==> flow/design.v <==
`timescale 1ns / 1ps
module black_cell(
    input  wire g_left, p_left,
    input  wire g_right, p_right,
    output wire g_out, p_out
);
    assign g_out = g_left | (p_left & g_right);
    assign p_out = p_left & p_right;
endmodule
module gray_cell(
    input  wire g_left, p_left,
    input  wire g_right,
    output wire g_out
);
    assign g_out = g_left | (p_left & g_right);
endmodule
module han_carlson_32(
    input  wire [31:0] a,
    input  wire [31:0] b,
    output wire [31:0] s,
    output wire        ca
);
    wire [31:0] g0, p0;
    assign g0 = a & b;
    assign p0 = a ^ b;
    wire [31:0] gg1, pp1;
    wire [31:0] gg2, pp2;
    wire [31:0] gg3, pp3;
    wire [31:0] gg4, pp4;
    wire [31:0] gg5, pp5;
    genvar i;
    generate
        for (i = 0; i < 32; i = i + 1) begin : STAGE1
            if (i >= 1) begin
                assign gg1[i] = g0[i] | (p0[i] & g0[i-1]);
                assign pp1[i] = p0[i] & p0[i-1];
            end else begin
                assign gg1[i] = g0[i];
                assign pp1[i] = p0[i];
            end
        end
    endgenerate
    generate
        for (i = 0; i < 32; i = i + 1) begin : STAGE2
            if (i >= 2) begin
                assign gg2[i] = gg1[i] | (pp1[i] & gg1[i-2]);
                assign pp2[i] = pp1[i] & pp1[i-2];
            end else begin
                assign gg2[i] = gg1[i];
                assign pp2[i] = pp1[i];
            end
        end
    endgenerate
    generate
        for (i = 0; i < 32; i = i + 1) begin : STAGE3
            if (i >= 4) begin
                assign gg3[i] = gg2[i] | (pp2[i] & gg2[i-4]);
                assign pp3[i] = pp2[i] & pp2[i-4];
            end else begin
                assign gg3[i] = gg2[i];
                assign pp3[i] = pp2[i];
            end
        end
    endgenerate
    generate
        for (i = 0; i < 32; i = i + 1) begin : STAGE4
            if (i >= 8) begin
                assign gg4[i] = gg3[i] | (pp3[i] & gg3[i-8]);
                assign pp4[i] = pp3[i] & pp3[i-8];
            end else begin
                assign gg4[i] = gg3[i];
                assign pp4[i] = pp3[i];
            end
        end
    endgenerate
    generate
        for (i = 0; i < 32; i = i + 1) begin : STAGE5
            if (i >= 16) begin
                assign gg5[i] = gg4[i] | (pp4[i] & gg4[i-16]);
                assign pp5[i] = pp4[i] & pp4[i-16];
            end else begin
                assign gg5[i] = gg4[i];
                assign pp5[i] = pp4[i];
            end
        end
    endgenerate
    wire [31:0] c;
    assign c[0] = 1'b0;
    generate
        for (i = 1; i < 32; i = i + 1) begin : CARRY_ASSIGN
            assign c[i] = gg5[i-1];
        end
    endgenerate
    assign ca = gg5[31];
    assign s = p0 ^ c;
endmodule
module full_adder(
    input a, b, c,
    output s, ca
);
    assign s  = a ^ b ^ c;
    assign ca = (a & b) | (b & c) | (c & a);
endmodule
module compressor_7to3(
    input  [31:0] a1, a2, a3, a4, a5, a6, a7,
    output [31:0] s,
    output [31:0] c1,   
    output [31:0] c2    
);
    genvar j;
    generate
        for (j = 0; j < 32; j = j + 1) begin
            wire s1, s2, s3, s4, d1, d2, d3, d4;
            full_adder f1 (.a(a1[j]), .b(a2[j]), .c(a3[j]), .s(s1), .ca(d1));
            full_adder f2 (.a(a4[j]), .b(a5[j]), .c(a6[j]), .s(s2), .ca(d2));
            full_adder f3 (.a(s1),   .b(s2),   .c(a7[j]),  .s(s3), .ca(d3));
            full_adder f4 (.a(d1),   .b(d2),   .c(d3),    .s(s4), .ca(d4));
            assign s[j]  = s3;
            assign c1[j] = s4;  
            assign c2[j] = d4;  
        end
    endgenerate
endmodule
module csa(
    input  [31:0] a, b, c,
    output [31:0] s,
    output [31:0] ca 
);
    assign s  = a ^ b ^ c;
    assign ca = ((a & b) | (b & c) | (c & a)) << 1;
endmodule
module Optimized_Wallace(
    input clk, rst,
    input [15:0] A, B,
    output reg [31:0] PRODUCT
);
    genvar i, j;
    wire [31:0] pp [0:15];
    generate
        for (i = 0; i < 16; i = i + 1) begin
            for (j = 0; j < 32; j = j + 1) begin
                if ((j >= i) && (j < i + 16))
                    assign pp[i][j] = A[j - i] & B[i];
                else
                    assign pp[i][j] = 1'b0;
            end
        end
    endgenerate
    wire [31:0] s0, s1_1, c0, c1, c0_2, c1_2, b0, b1, b0_2, b1_2;
     compressor_7to3 u1 (.a1(pp[0]), .a2(pp[1]), .a3(pp[2]), .a4(pp[3]), .a5(pp[4]), .a6(pp[5]), .a7(pp[6]), .s(s0), .c1(b0), .c2(b0_2));
     compressor_7to3 u2 (.a1(pp[7]), .a2(pp[8]), .a3(pp[9]), .a4(pp[10]), .a5(pp[11]), .a6(pp[12]), .a7(pp[13]), .s(s1_1), .c1(b1), .c2(b1_2));
   assign c0   = b0<<1;      
   assign c1   = b1<<1;      
   assign c0_2 = b0_2<<2;    
   assign c1_2 = b1_2<<2;   
    reg [31:0] r_s0, r_s1, r_c0, r_c1, r_c02, r_c12, r_pp14, r_pp15;
    always @(posedge clk or posedge rst) begin
        if (rst) begin
            r_s0 <= 0; r_s1 <= 0;
            r_c0 <= 0; r_c1 <= 0;
            r_c02 <= 0; r_c12 <= 0;
            r_pp14 <= 0; r_pp15 <= 0;
        end 
        else begin
            r_s0 <= s0; r_s1 <= s1_1;
            r_c0 <= c0; r_c1 <= c1;
            r_c02 <= c0_2; r_c12 <= c1_2;
            r_pp14 <= pp[14]; r_pp15 <= pp[15];
        end
    end
    wire [31:0] sum2, c1_s2, c2_s2, ca1, ca2;
    compressor_7to3 p1 (.a1(r_s0), .a2(r_s1), .a3(r_c0), .a4(r_c1), .a5(r_c02), .a6(r_c12), .a7(r_pp14), .s(sum2), .c1(c1_s2), .c2(c2_s2));
    assign ca1 = c1_s2<<1;     
    assign ca2 = c2_s2<<2;     
    reg [31:0] rsum2, rca1, rca2, rlt;
    always @(posedge clk or posedge rst) begin
        if (rst) begin
            rsum2 <= 0;
            rca1 <= 0;
            rca2 <= 0;
            rlt <= 0;
        end
        else begin
            rsum2 <= sum2;
            rca1 <= ca1;
            rca2 <= ca2;
            rlt <= r_pp15;
        end
    end
    wire [31:0] ps1, pca1, s, ca;
    csa q1 (.a(rsum2), .b(rca1), .c(rca2), .s(ps1), .ca(pca1));
    csa q2 (.a(rlt), .b(ps1), .c(pca1), .s(s), .ca(ca));
    reg [31:0] rsum, rcarry;
    always @(posedge clk or posedge rst) begin
        if (rst) begin
            rsum <= 0;
            rcarry <= 0;
        end 
        else begin
            rsum <= s;
            rcarry <= ca;
        end
    end
    wire [31:0] sum;
    wire carry;
    han_carlson_32 p2 (.a(rsum), .b(rcarry), .s(sum), .ca(carry));
    always @(posedge clk or posedge rst) begin
        if (rst)
            PRODUCT <= 0;
        else
            PRODUCT <= sum;
    end
endmodule
# [Step by step through the tools: Optimized_Wallace]
# Tool output for the design above before and after an edit, in the order of the flow.
# "orig" refers to lines of the RTL above, "edited" to lines of the edited file.
# "delta" is "edited" less "orig", of the values as shown; "change_rel_pct" is that difference over "orig", in percent.
# Operators carry their Yosys type and port widths (W data, S select, Z words).
# A cell with -- has no value.
[setup] top="Optimized_Wallace" clk_port="clk" cell_library="sky130hd" lib_corner="tt_025C_1v80"

# [Diff]
# The edit as a unified diff against the file above.
# The edit is scripted: it alters the design's behaviour and was not made to optimise anything.
# begin of diff
@@ -128,5 +128,5 @@
 );
     assign s  = a ^ b ^ c;
-    assign ca = ((a & b) | (b & c) | (c & a)) << 1;
+    assign ca = ((a + b) | (b & c) | (c & a)) << 1;
 endmodule
 module Optimized_Wallace(
# end of diff

# [Elaborated design]
# Counts by Yosys on the flattened word-level netlist (proc, flatten, opt, wreduce; memories kept). Register bits leave out memories and registers merged into their read ports (data or address); mux counts leave out enables and synchronous resets folded into registers. Print and check cells are left out. Cells with the same type and inputs are merged into one.
[op_classes] item="n_mul" orig=0 edited=0 delta=0
[op_classes] item="add_sub_neg" orig=0 edited=2 delta=2
[op_classes] item="n_shift" orig=0 edited=0 delta=0
[op_classes] item="logic" orig=1854 edited=1852 delta=-2 change_rel_pct=-0.11
[op_classes] item="n_eq" orig=0 edited=0 delta=0
[op_classes] item="compare" orig=0 edited=0 delta=0
[op_classes] item="muxes" orig=0 edited=0 delta=0
[op_classes] item="n_div" orig=0 edited=0 delta=0
[op_classes] item="reduce_and_logical" orig=0 edited=0 delta=0
[op_table] operator="$and A31 B31 Y31" orig=4 edited=3 delta=-1 change_rel_pct=-25.00
[op_table] operator="$and A30 B30 Y30" orig=1 edited=0 delta=-1 change_rel_pct=-100.00
[op_table] operator="$add A30 B30 Y31" orig=0 edited=1 delta=1
[op_table] operator="$add A31 B31 Y31" orig=0 edited=1 delta=1
# Operator kinds equal on both sides are left out: 10.
[bits] item="clocked_rd_ports_x_width" orig=0 edited=0 delta=0
[bits] item="ramBits" orig=0 edited=0 delta=0
[bits] item="romBits" orig=0 edited=0 delta=0
[bits] item="reg_bits" orig=342 edited=342 delta=0 change_rel_pct=0.00
[bits] item="latch_bits" orig=0 edited=0 delta=0
[bits] item="mem_count" orig=0 edited=0 delta=0
[bits] item="input_bits" orig=34 edited=34 delta=0 change_rel_pct=0.00
[bits] item="word_cells" orig=1869 edited=1869 delta=0 change_rel_pct=0.00
[bits] item="out_inout_bits" orig=32 edited=32 delta=0 change_rel_pct=0.00

# [Longest topological paths]
# Depth = most cells in a row (Yosys ltp): at word level without a register or memory, in the mapped netlist without a sequential cell, where the memories' decode and read muxes count.
[logic_depth] item="ltp_word" orig=11 edited=11 delta=0 change_rel_pct=0.00
[logic_depth] item="abc_area" orig="0" edited="0"
[logic_depth] item="depth_mapped" orig=10 edited=13 delta=3 change_rel_pct=30.00

# [After synthesis]
# The flow's flattened synthesis, as Yosys stat reports it; memories are mapped. The netlist is that of the ABC_AREA named above (0 if unset); the other value can give another one.
[by_type] cell="sky130_fd_sc_hd__nand2_1" orig=68 edited=146 delta=78 change_rel_pct=114.71
[by_type] cell="sky130_fd_sc_hd__o21ai_0" orig=5 edited=59 delta=54 change_rel_pct=1080.00
[by_type] cell="sky130_fd_sc_hd__xor2_1" orig=7 edited=60 delta=53 change_rel_pct=757.14
[by_type] cell="sky130_fd_sc_hd__and2_1" orig=210 edited=159 delta=-51 change_rel_pct=-24.29
[by_type] cell="sky130_fd_sc_hd__fa_1" orig=203 edited=166 delta=-37 change_rel_pct=-18.23
[by_type] cell="sky130_fd_sc_hd__xnor2_1" orig=14 edited=49 delta=35 change_rel_pct=250.00
[by_type] cell="sky130_fd_sc_hd__a21oi_1" orig=26 edited=60 delta=34 change_rel_pct=130.77
[by_type] cell="sky130_fd_sc_hd__ha_1" orig=104 edited=137 delta=33 change_rel_pct=31.73
[by_type] cell="sky130_fd_sc_hd__nor2_1" orig=21 edited=50 delta=29 change_rel_pct=138.10
[by_type] cell="sky130_fd_sc_hd__a21o_1" orig=9 edited=37 delta=28 change_rel_pct=311.11
[by_type] cell="sky130_fd_sc_hd__nor3_1" orig=2 edited=17 delta=15 change_rel_pct=750.00
[by_type] cell="sky130_fd_sc_hd__clkbuf_1" orig=33 edited=47 delta=14 change_rel_pct=42.42
[by_type] cell="sky130_fd_sc_hd__nand3_1" orig=5 edited=19 delta=14 change_rel_pct=280.00
[by_type] cell="sky130_fd_sc_hd__o21bai_1" orig=2 edited=16 delta=14 change_rel_pct=700.00
[by_type] cell="sky130_fd_sc_hd__inv_1" orig=205 edited=192 delta=-13 change_rel_pct=-6.34
[by_type] cell="sky130_fd_sc_hd__a211oi_1" orig=1 edited=14 delta=13 change_rel_pct=1300.00
[by_type] cell="sky130_fd_sc_hd__o21a_1" orig=4 edited=15 delta=11 change_rel_pct=275.00
[by_type] cell="sky130_fd_sc_hd__nand2b_1" orig=2 edited=10 delta=8 change_rel_pct=400.00
# Cell types equal on both sides are left out: 7.
# Not every row of either side is listed.
[synth_totals] item="seqArea_um2" orig=8433.1 edited=8533.2 delta=100.1 change_rel_pct=1.19
[synth_totals] item="n_buf" orig=36 edited=47 delta=11 change_rel_pct=30.56
[synth_totals] item="flip_flops" orig=337 edited=341 delta=4 change_rel_pct=1.19
[synth_totals] item="mapped_cells" orig=1300 edited=1664 delta=364 change_rel_pct=28.00
[synth_totals] item="synth_area_um2" orig=17199.0 edited=19153.4 delta=1954.4 change_rel_pct=11.36
# The figures by module come from a second, unflattened synthesis with its own total; it is not the netlist above.
[hier_totals] item="cells_unflattened" orig=1727 edited=2363 delta=636 change_rel_pct=36.83
[hier_totals] item="area_unflattened_um2" orig=25545.8 edited=29144.2 delta=3598.4 change_rel_pct=14.09
# Each row is one instance without its submodules.
[modules_orig] mod="(name not given)" mod_area_um2=12490.7 n_inst=1 mod_seq_area_um2=10585.2 n_cells=713
[modules_orig] mod="full_adder" mod_area_um2=20.0 n_inst=384 mod_seq_area_um2=0.0 n_cells=1
[modules_orig] mod="compressor_7to3" mod_area_um2=720.7 n_inst=3 mod_seq_area_um2=0.0 n_cells=96
[modules_orig] mod="han_carlson_32" mod_area_um2=1894.3 n_inst=1 mod_seq_area_um2=0.0 n_cells=274
[modules_orig] mod="csa" mod_area_um2=655.6 n_inst=2 mod_seq_area_um2=0.0 n_cells=34
[modules_edited] mod="(name not given)" mod_area_um2=12490.7 n_inst=1 mod_seq_area_um2=10585.2 n_cells=713
[modules_edited] mod="full_adder" mod_area_um2=20.0 n_inst=384 mod_seq_area_um2=0.0 n_cells=1
[modules_edited] mod="csa" mod_area_um2=2462.4 n_inst=2 mod_seq_area_um2=0.0 n_cells=359
[modules_edited] mod="compressor_7to3" mod_area_um2=720.7 n_inst=3 mod_seq_area_um2=0.0 n_cells=96
[modules_edited] mod="han_carlson_32" mod_area_um2=1879.3 n_inst=1 mod_seq_area_um2=0.0 n_cells=260

# [Timing after synthesis]
# Source: OpenSTA report_checks on the synthesized netlist (no wires, ideal clock, input and output delay 20% of the period each), path of least setup slack; recovery checks are left aside. Register names are those of the netlist, which keeps one name where synthesis merged equal registers.
[synth_timing] item="path_type" orig="input to register" edited="register to register"
[synth_timing] item="from" orig="in B[7]" edited="reg (no name shown)"
[synth_timing] item="to" orig="reg (no name shown)" edited="reg rcarry[30]"
[synth_timing] item="path_buffers" orig=1 edited=0 delta=-1 change_rel_pct=-100.00
[synth_timing] item="slack_ns" orig=0.518 edited=-0.183 delta=-0.701
[synth_timing] item="tclk_ns" orig=3.0 edited=3.0 delta=0.0 change_rel_pct=0.00
[synth_timing] item="launch_ns" orig=0.600 edited=0.000 delta=-0.600 change_rel_pct=-100.00
[synth_timing] item="path_stages" orig=7 edited=14 delta=7 change_rel_pct=100.00
[synth_timing] item="setup_ns" orig=0.136 edited=0.128 delta=-0.008
[synth_timing] item="required_time_ns" orig=2.864 edited=2.872 delta=0.008 change_rel_pct=0.28
[synth_timing] item="delay_ns" orig=1.882 edited=3.183 delta=1.301 change_rel_pct=69.13
[synth_timing] item="arrival_ns" orig=2.346 edited=3.055 delta=0.709 change_rel_pct=30.22
[synth_timing] item="synth_period_reached_ns" orig=2.482 edited=3.183 delta=0.701 change_rel_pct=28.24
# "delay_ns" is the arrival time less input delay plus setup time.
# "path_stages": output pins that drive a net of the path, with the launching flip-flop's if there is one; two outputs of one cell count as two.
# "synth_period_reached_ns" = period - worst setup slack (recovery checks aside). The figure is calculated, with input and output delays left at 20% of the set period.
# Between the ends stands the longest chain of elaborated cells between them, by number of cells; it is not shown to be the way that was timed. Of several equally long chains one is given.
# Each line given opens the expression or statement behind the cell; cells for indexed reads and writes are added by Yosys, which also makes memories of some case tables.
[synth_via_orig] path_cell_list="sky130_fd_sc_hd__clkbuf_1 sky130_fd_sc_hd__and2_1 sky130_fd_sc_hd__fa_1 sky130_fd_sc_hd__inv_1 sky130_fd_sc_hd__fa_1 sky130_fd_sc_hd__inv_1 sky130_fd_sc_hd__fa_1" elab_chain_cells=7 cone_cells=13 cone_classes="logic (13)"
[synth_lines_orig] item="start: declaration" line=134 rtl="input [15:0] A, B,"
[synth_lines_orig] item="$and A1 B1 Y1" line=143 rtl="assign pp[i][j] = A[j - i] & B[i];"
[synth_lines_orig] item="$xor A1 B1 Y1 x2" line=101 rtl="assign s  = a ^ b ^ c;"
[synth_lines_orig] item="$and A1 B1 Y1" line=102 rtl="assign ca = (a & b) | (b & c) | (c & a);"
[synth_lines_orig] item="$or A1 B1 Y1 x2" line=102
[synth_lines_orig] item="$xor A1 B1 Y1" line=101
[synth_via_edited] path_cell_list="sky130_fd_sc_hd__dfrtp_1 sky130_fd_sc_hd__ha_1 sky130_fd_sc_hd__xor2_1 sky130_fd_sc_hd__ha_1 sky130_fd_sc_hd__fa_1 sky130_fd_sc_hd__a21o_1 sky130_fd_sc_hd__a21oi_1 sky130_fd_sc_hd__o21a_1 sky130_fd_sc_hd__o31ai_1 sky130_fd_sc_hd__o41ai_1 sky130_fd_sc_hd__o21bai_1 sky130_fd_sc_hd__a21oi_1 sky130_fd_sc_hd__xor2_1 sky130_fd_sc_hd__o21ai_0" elab_chain_cells=6 cone_cells=10 cone_classes="add/sub (2); logic (8)"
[synth_lines_edited] item="$add A30 B30 Y31" line=130 rtl="assign ca = ((a + b) | (b & c) | (c & a)) << 1;"
[synth_lines_edited] item="$or A31 B31 Y31 x2" line=130
[synth_lines_edited] item="$and A31 B31 Y31" line=130
[synth_lines_edited] item="$or A31 B31 Y31 x2" line=130
[synth_lines_edited] item="end: assignment" line=197 rtl="rcarry <= 0;"
[synth_lines_edited] item="end: assignment" line=201 rtl="rcarry <= ca;"
[synth_lines_edited] item="end: declaration" line=193 rtl="reg [31:0] rsum, rcarry;"

# [Timing after layout]
# Path of least setup slack in the final report of the runs of pair A (OpenROAD, finished layout, wires in). Where an end is a register, its clock arrival counts in the times.
[layout_timing] item="path_type" orig="register to register" edited="register to register"
[layout_timing] item="from" orig="reg rcarry[5]" edited="reg rsum2[15]"
[layout_timing] item="to" orig="reg (no name shown)" edited="reg rcarry[30]"
[layout_timing] item="launch_ns" orig=0.52 edited=0.53 delta=0.01 change_rel_pct=1.92
[layout_timing] item="tclk_ns" orig=2.74 edited=2.74 delta=0.00 change_rel_pct=0.00
[layout_timing] item="arrival_ns" orig=2.97 edited=3.37 delta=0.40 change_rel_pct=13.47
[layout_timing] item="setup_ns" orig=0.12 edited=0.11 delta=-0.01
[layout_timing] item="required_time_ns" orig=3.14 edited=3.15 delta=0.01 change_rel_pct=0.32
[layout_timing] item="slack_ns" orig=0.17 edited=-0.21 delta=-0.38
[layout_timing] item="path_buffers" orig=1 edited=0 delta=-1 change_rel_pct=-100.00
[layout_timing] item="path_stages" orig=12 edited=14 delta=2 change_rel_pct=16.67
# Between the ends stands the longest chain of elaborated cells between them, by number of cells; it is not shown to be the way that was timed. Of several equally long chains one is given.
[layout_via_orig] path_cell_list="sky130_fd_sc_hd__dfrtp_1 sky130_fd_sc_hd__ha_1 sky130_fd_sc_hd__inv_1 sky130_fd_sc_hd__fa_1 sky130_fd_sc_hd__nand2b_1 sky130_fd_sc_hd__a21oi_1 sky130_fd_sc_hd__a211oi_2 sky130_fd_sc_hd__o31ai_2 sky130_fd_sc_hd__buf_4 sky130_fd_sc_hd__a2111oi_1 sky130_fd_sc_hd__o21bai_1 sky130_fd_sc_hd__xor2_1" elab_chain_cells=10 cone_cells=15 cone_classes="logic (15)"
[layout_lines_orig] item="start: declaration" line=193 rtl="reg [31:0] rsum, rcarry;"
[layout_lines_orig] item="start: assignment" line=197 rtl="rcarry <= 0;"
[layout_lines_orig] item="start: assignment" line=201 rtl="rcarry <= ca;"
[layout_lines_orig] item="$and A31 B31 Y31" line=24 rtl="assign g0 = a & b;"
[layout_lines_orig] item="$and A1 B1 Y1" line=35 rtl="assign gg1[i] = g0[i] | (p0[i] & g0[i-1]);"
[layout_lines_orig] item="$or A1 B1 Y1" line=35
[layout_lines_orig] item="$or A1 B1 Y1" line=46 rtl="assign gg2[i] = gg1[i] | (pp1[i] & gg1[i-2]);"
[layout_lines_orig] item="$or A1 B1 Y1" line=57 rtl="assign gg3[i] = gg2[i] | (pp2[i] & gg2[i-4]);"
[layout_lines_orig] item="$and A1 B1 Y1" line=68 rtl="assign gg4[i] = gg3[i] | (pp3[i] & gg3[i-8]);"
[layout_lines_orig] item="$or A1 B1 Y1" line=68
[layout_lines_orig] item="$and A1 B1 Y1" line=79 rtl="assign gg5[i] = gg4[i] | (pp4[i] & gg4[i-16]);"
[layout_lines_orig] item="$or A1 B1 Y1" line=79
[layout_lines_orig] item="$xor A32 B32 Y32" line=95 rtl="assign s = p0 ^ c;"
[layout_lines_orig] item="end: assignment" line=209
[layout_lines_orig] item="end: assignment" line=211
[layout_lines_orig] item="end: declaration" line=135
[layout_via_edited] path_cell_list="sky130_fd_sc_hd__dfrtp_1 sky130_fd_sc_hd__ha_4 sky130_fd_sc_hd__xor2_2 sky130_fd_sc_hd__ha_2 sky130_fd_sc_hd__fa_2 sky130_fd_sc_hd__a21o_1 sky130_fd_sc_hd__a21oi_2 sky130_fd_sc_hd__o21a_2 sky130_fd_sc_hd__o31ai_4 sky130_fd_sc_hd__o41ai_2 sky130_fd_sc_hd__o21bai_1 sky130_fd_sc_hd__a21oi_2 sky130_fd_sc_hd__xor2_1 sky130_fd_sc_hd__o21ai_1" elab_chain_cells=6 cone_cells=10 cone_classes="add/sub (2); logic (8)"
[layout_lines_edited] item="start: assignment" line=178 rtl="rsum2 <= 0;"
[layout_lines_edited] item="start: assignment" line=184 rtl="rsum2 <= sum2;"
[layout_lines_edited] item="$add A30 B30 Y31" line=130 rtl="assign ca = ((a + b) | (b & c) | (c & a)) << 1;"
[layout_lines_edited] item="$or A31 B31 Y31 x2" line=130
[layout_lines_edited] item="$and A31 B31 Y31" line=130
[layout_lines_edited] item="$or A31 B31 Y31 x2" line=130
[layout_lines_edited] item="end: assignment" line=197 rtl="rcarry <= 0;"
[layout_lines_edited] item="end: assignment" line=201 rtl="rcarry <= ca;"
[layout_lines_edited] item="end: declaration" line=193 rtl="reg [31:0] rsum, rcarry;"

# [Flow runs]
# Runs of the flow (Yosys, OpenROAD) on both versions; the two runs of a pair have the same settings. The constraints put input and output delay at 20% of the set period each and load the outputs with 0.01 pF.
[settings_pair_A] CORE_UTILIZATION=40 period_ns=2.74 CAP_MARGIN=20 CORE_MARGIN=2 SLEW_MARGIN=20
[results_pair_A] item="util_pct" orig=48.3 edited=49.5 delta=1.2
[results_pair_A] item="final_power_mw" orig=17.887 edited=27.509 delta=9.622 change_rel_pct=53.79
[results_pair_A] item="yosys.chip_area_um2" orig=17199.0 edited=19153.4 delta=1954.4 change_rel_pct=11.36
[results_pair_A] item="total_die_area_um2" orig=44673.0 edited=49648.8 delta=4975.8 change_rel_pct=11.14
[results_pair_A] item="setup_ws_ns" orig=0.169 edited=-0.214 delta=-0.383
[results_pair_A] item="achieved_period_ns" orig=2.571 edited=2.954 delta=0.383 change_rel_pct=14.90
[results_pair_A] item="final_setup_tns_ns" orig=0.000 edited=-0.689 delta=-0.689
[results_pair_A] item="finish.stdcell_area_um2" orig=20394.6 edited=23547.6 delta=3153.0 change_rel_pct=15.46
[settings_pair_B] CAP_MARGIN=15 CORE_ASPECT_RATIO=1.99 CORE_MARGIN=4 CORE_UTILIZATION=46 CTS_CLUSTER_DIAMETER=284 GPL_ROUTABILITY_DRIVEN=1 HOLD_SLACK_MARGIN=0.26 MAX_ROUTING_LAYER="met5" MIN_ROUTING_LAYER="met2" PLACE_DENSITY_LB_ADDON=0.29 TNS_END_PERCENT=5 period_ns=3.31 SLEW_MARGIN=20
[results_pair_B] item="util_pct" orig=54.2 edited=53.6 delta=-0.6
[results_pair_B] item="final_power_mw" orig=14.702 edited=20.685 delta=5.983 change_rel_pct=40.70
[results_pair_B] item="yosys.chip_area_um2" orig=17199.0 edited=19153.4 delta=1954.4 change_rel_pct=11.36
[results_pair_B] item="hold_ws_ns" orig=0.344 edited=0.341 delta=-0.003
[results_pair_B] item="total_die_area_um2" orig=40731.3 edited=45161.5 delta=4430.2 change_rel_pct=10.88
[results_pair_B] item="setup_ws_ns" orig=0.538 edited=0.154 delta=-0.384
[results_pair_B] item="achieved_period_ns" orig=2.772 edited=3.156 delta=0.384 change_rel_pct=13.85
[results_pair_B] item="final_setup_tns_ns" orig=0.000 edited=0.000 delta=0.000
[results_pair_B] item="finish.stdcell_area_um2" orig=19940.4 edited=22125.0 delta=2184.6 change_rel_pct=10.96
# "achieved_period_ns" means the clock period less the worst setup slack. The figure is calculated, with input and output delays left at 20% of the set period.
# By "final_power_mw" is meant OpenSTA's value without simulated activity: inputs other than the clock are taken to toggle once in ten clock periods, and the tool carries that through the logic.
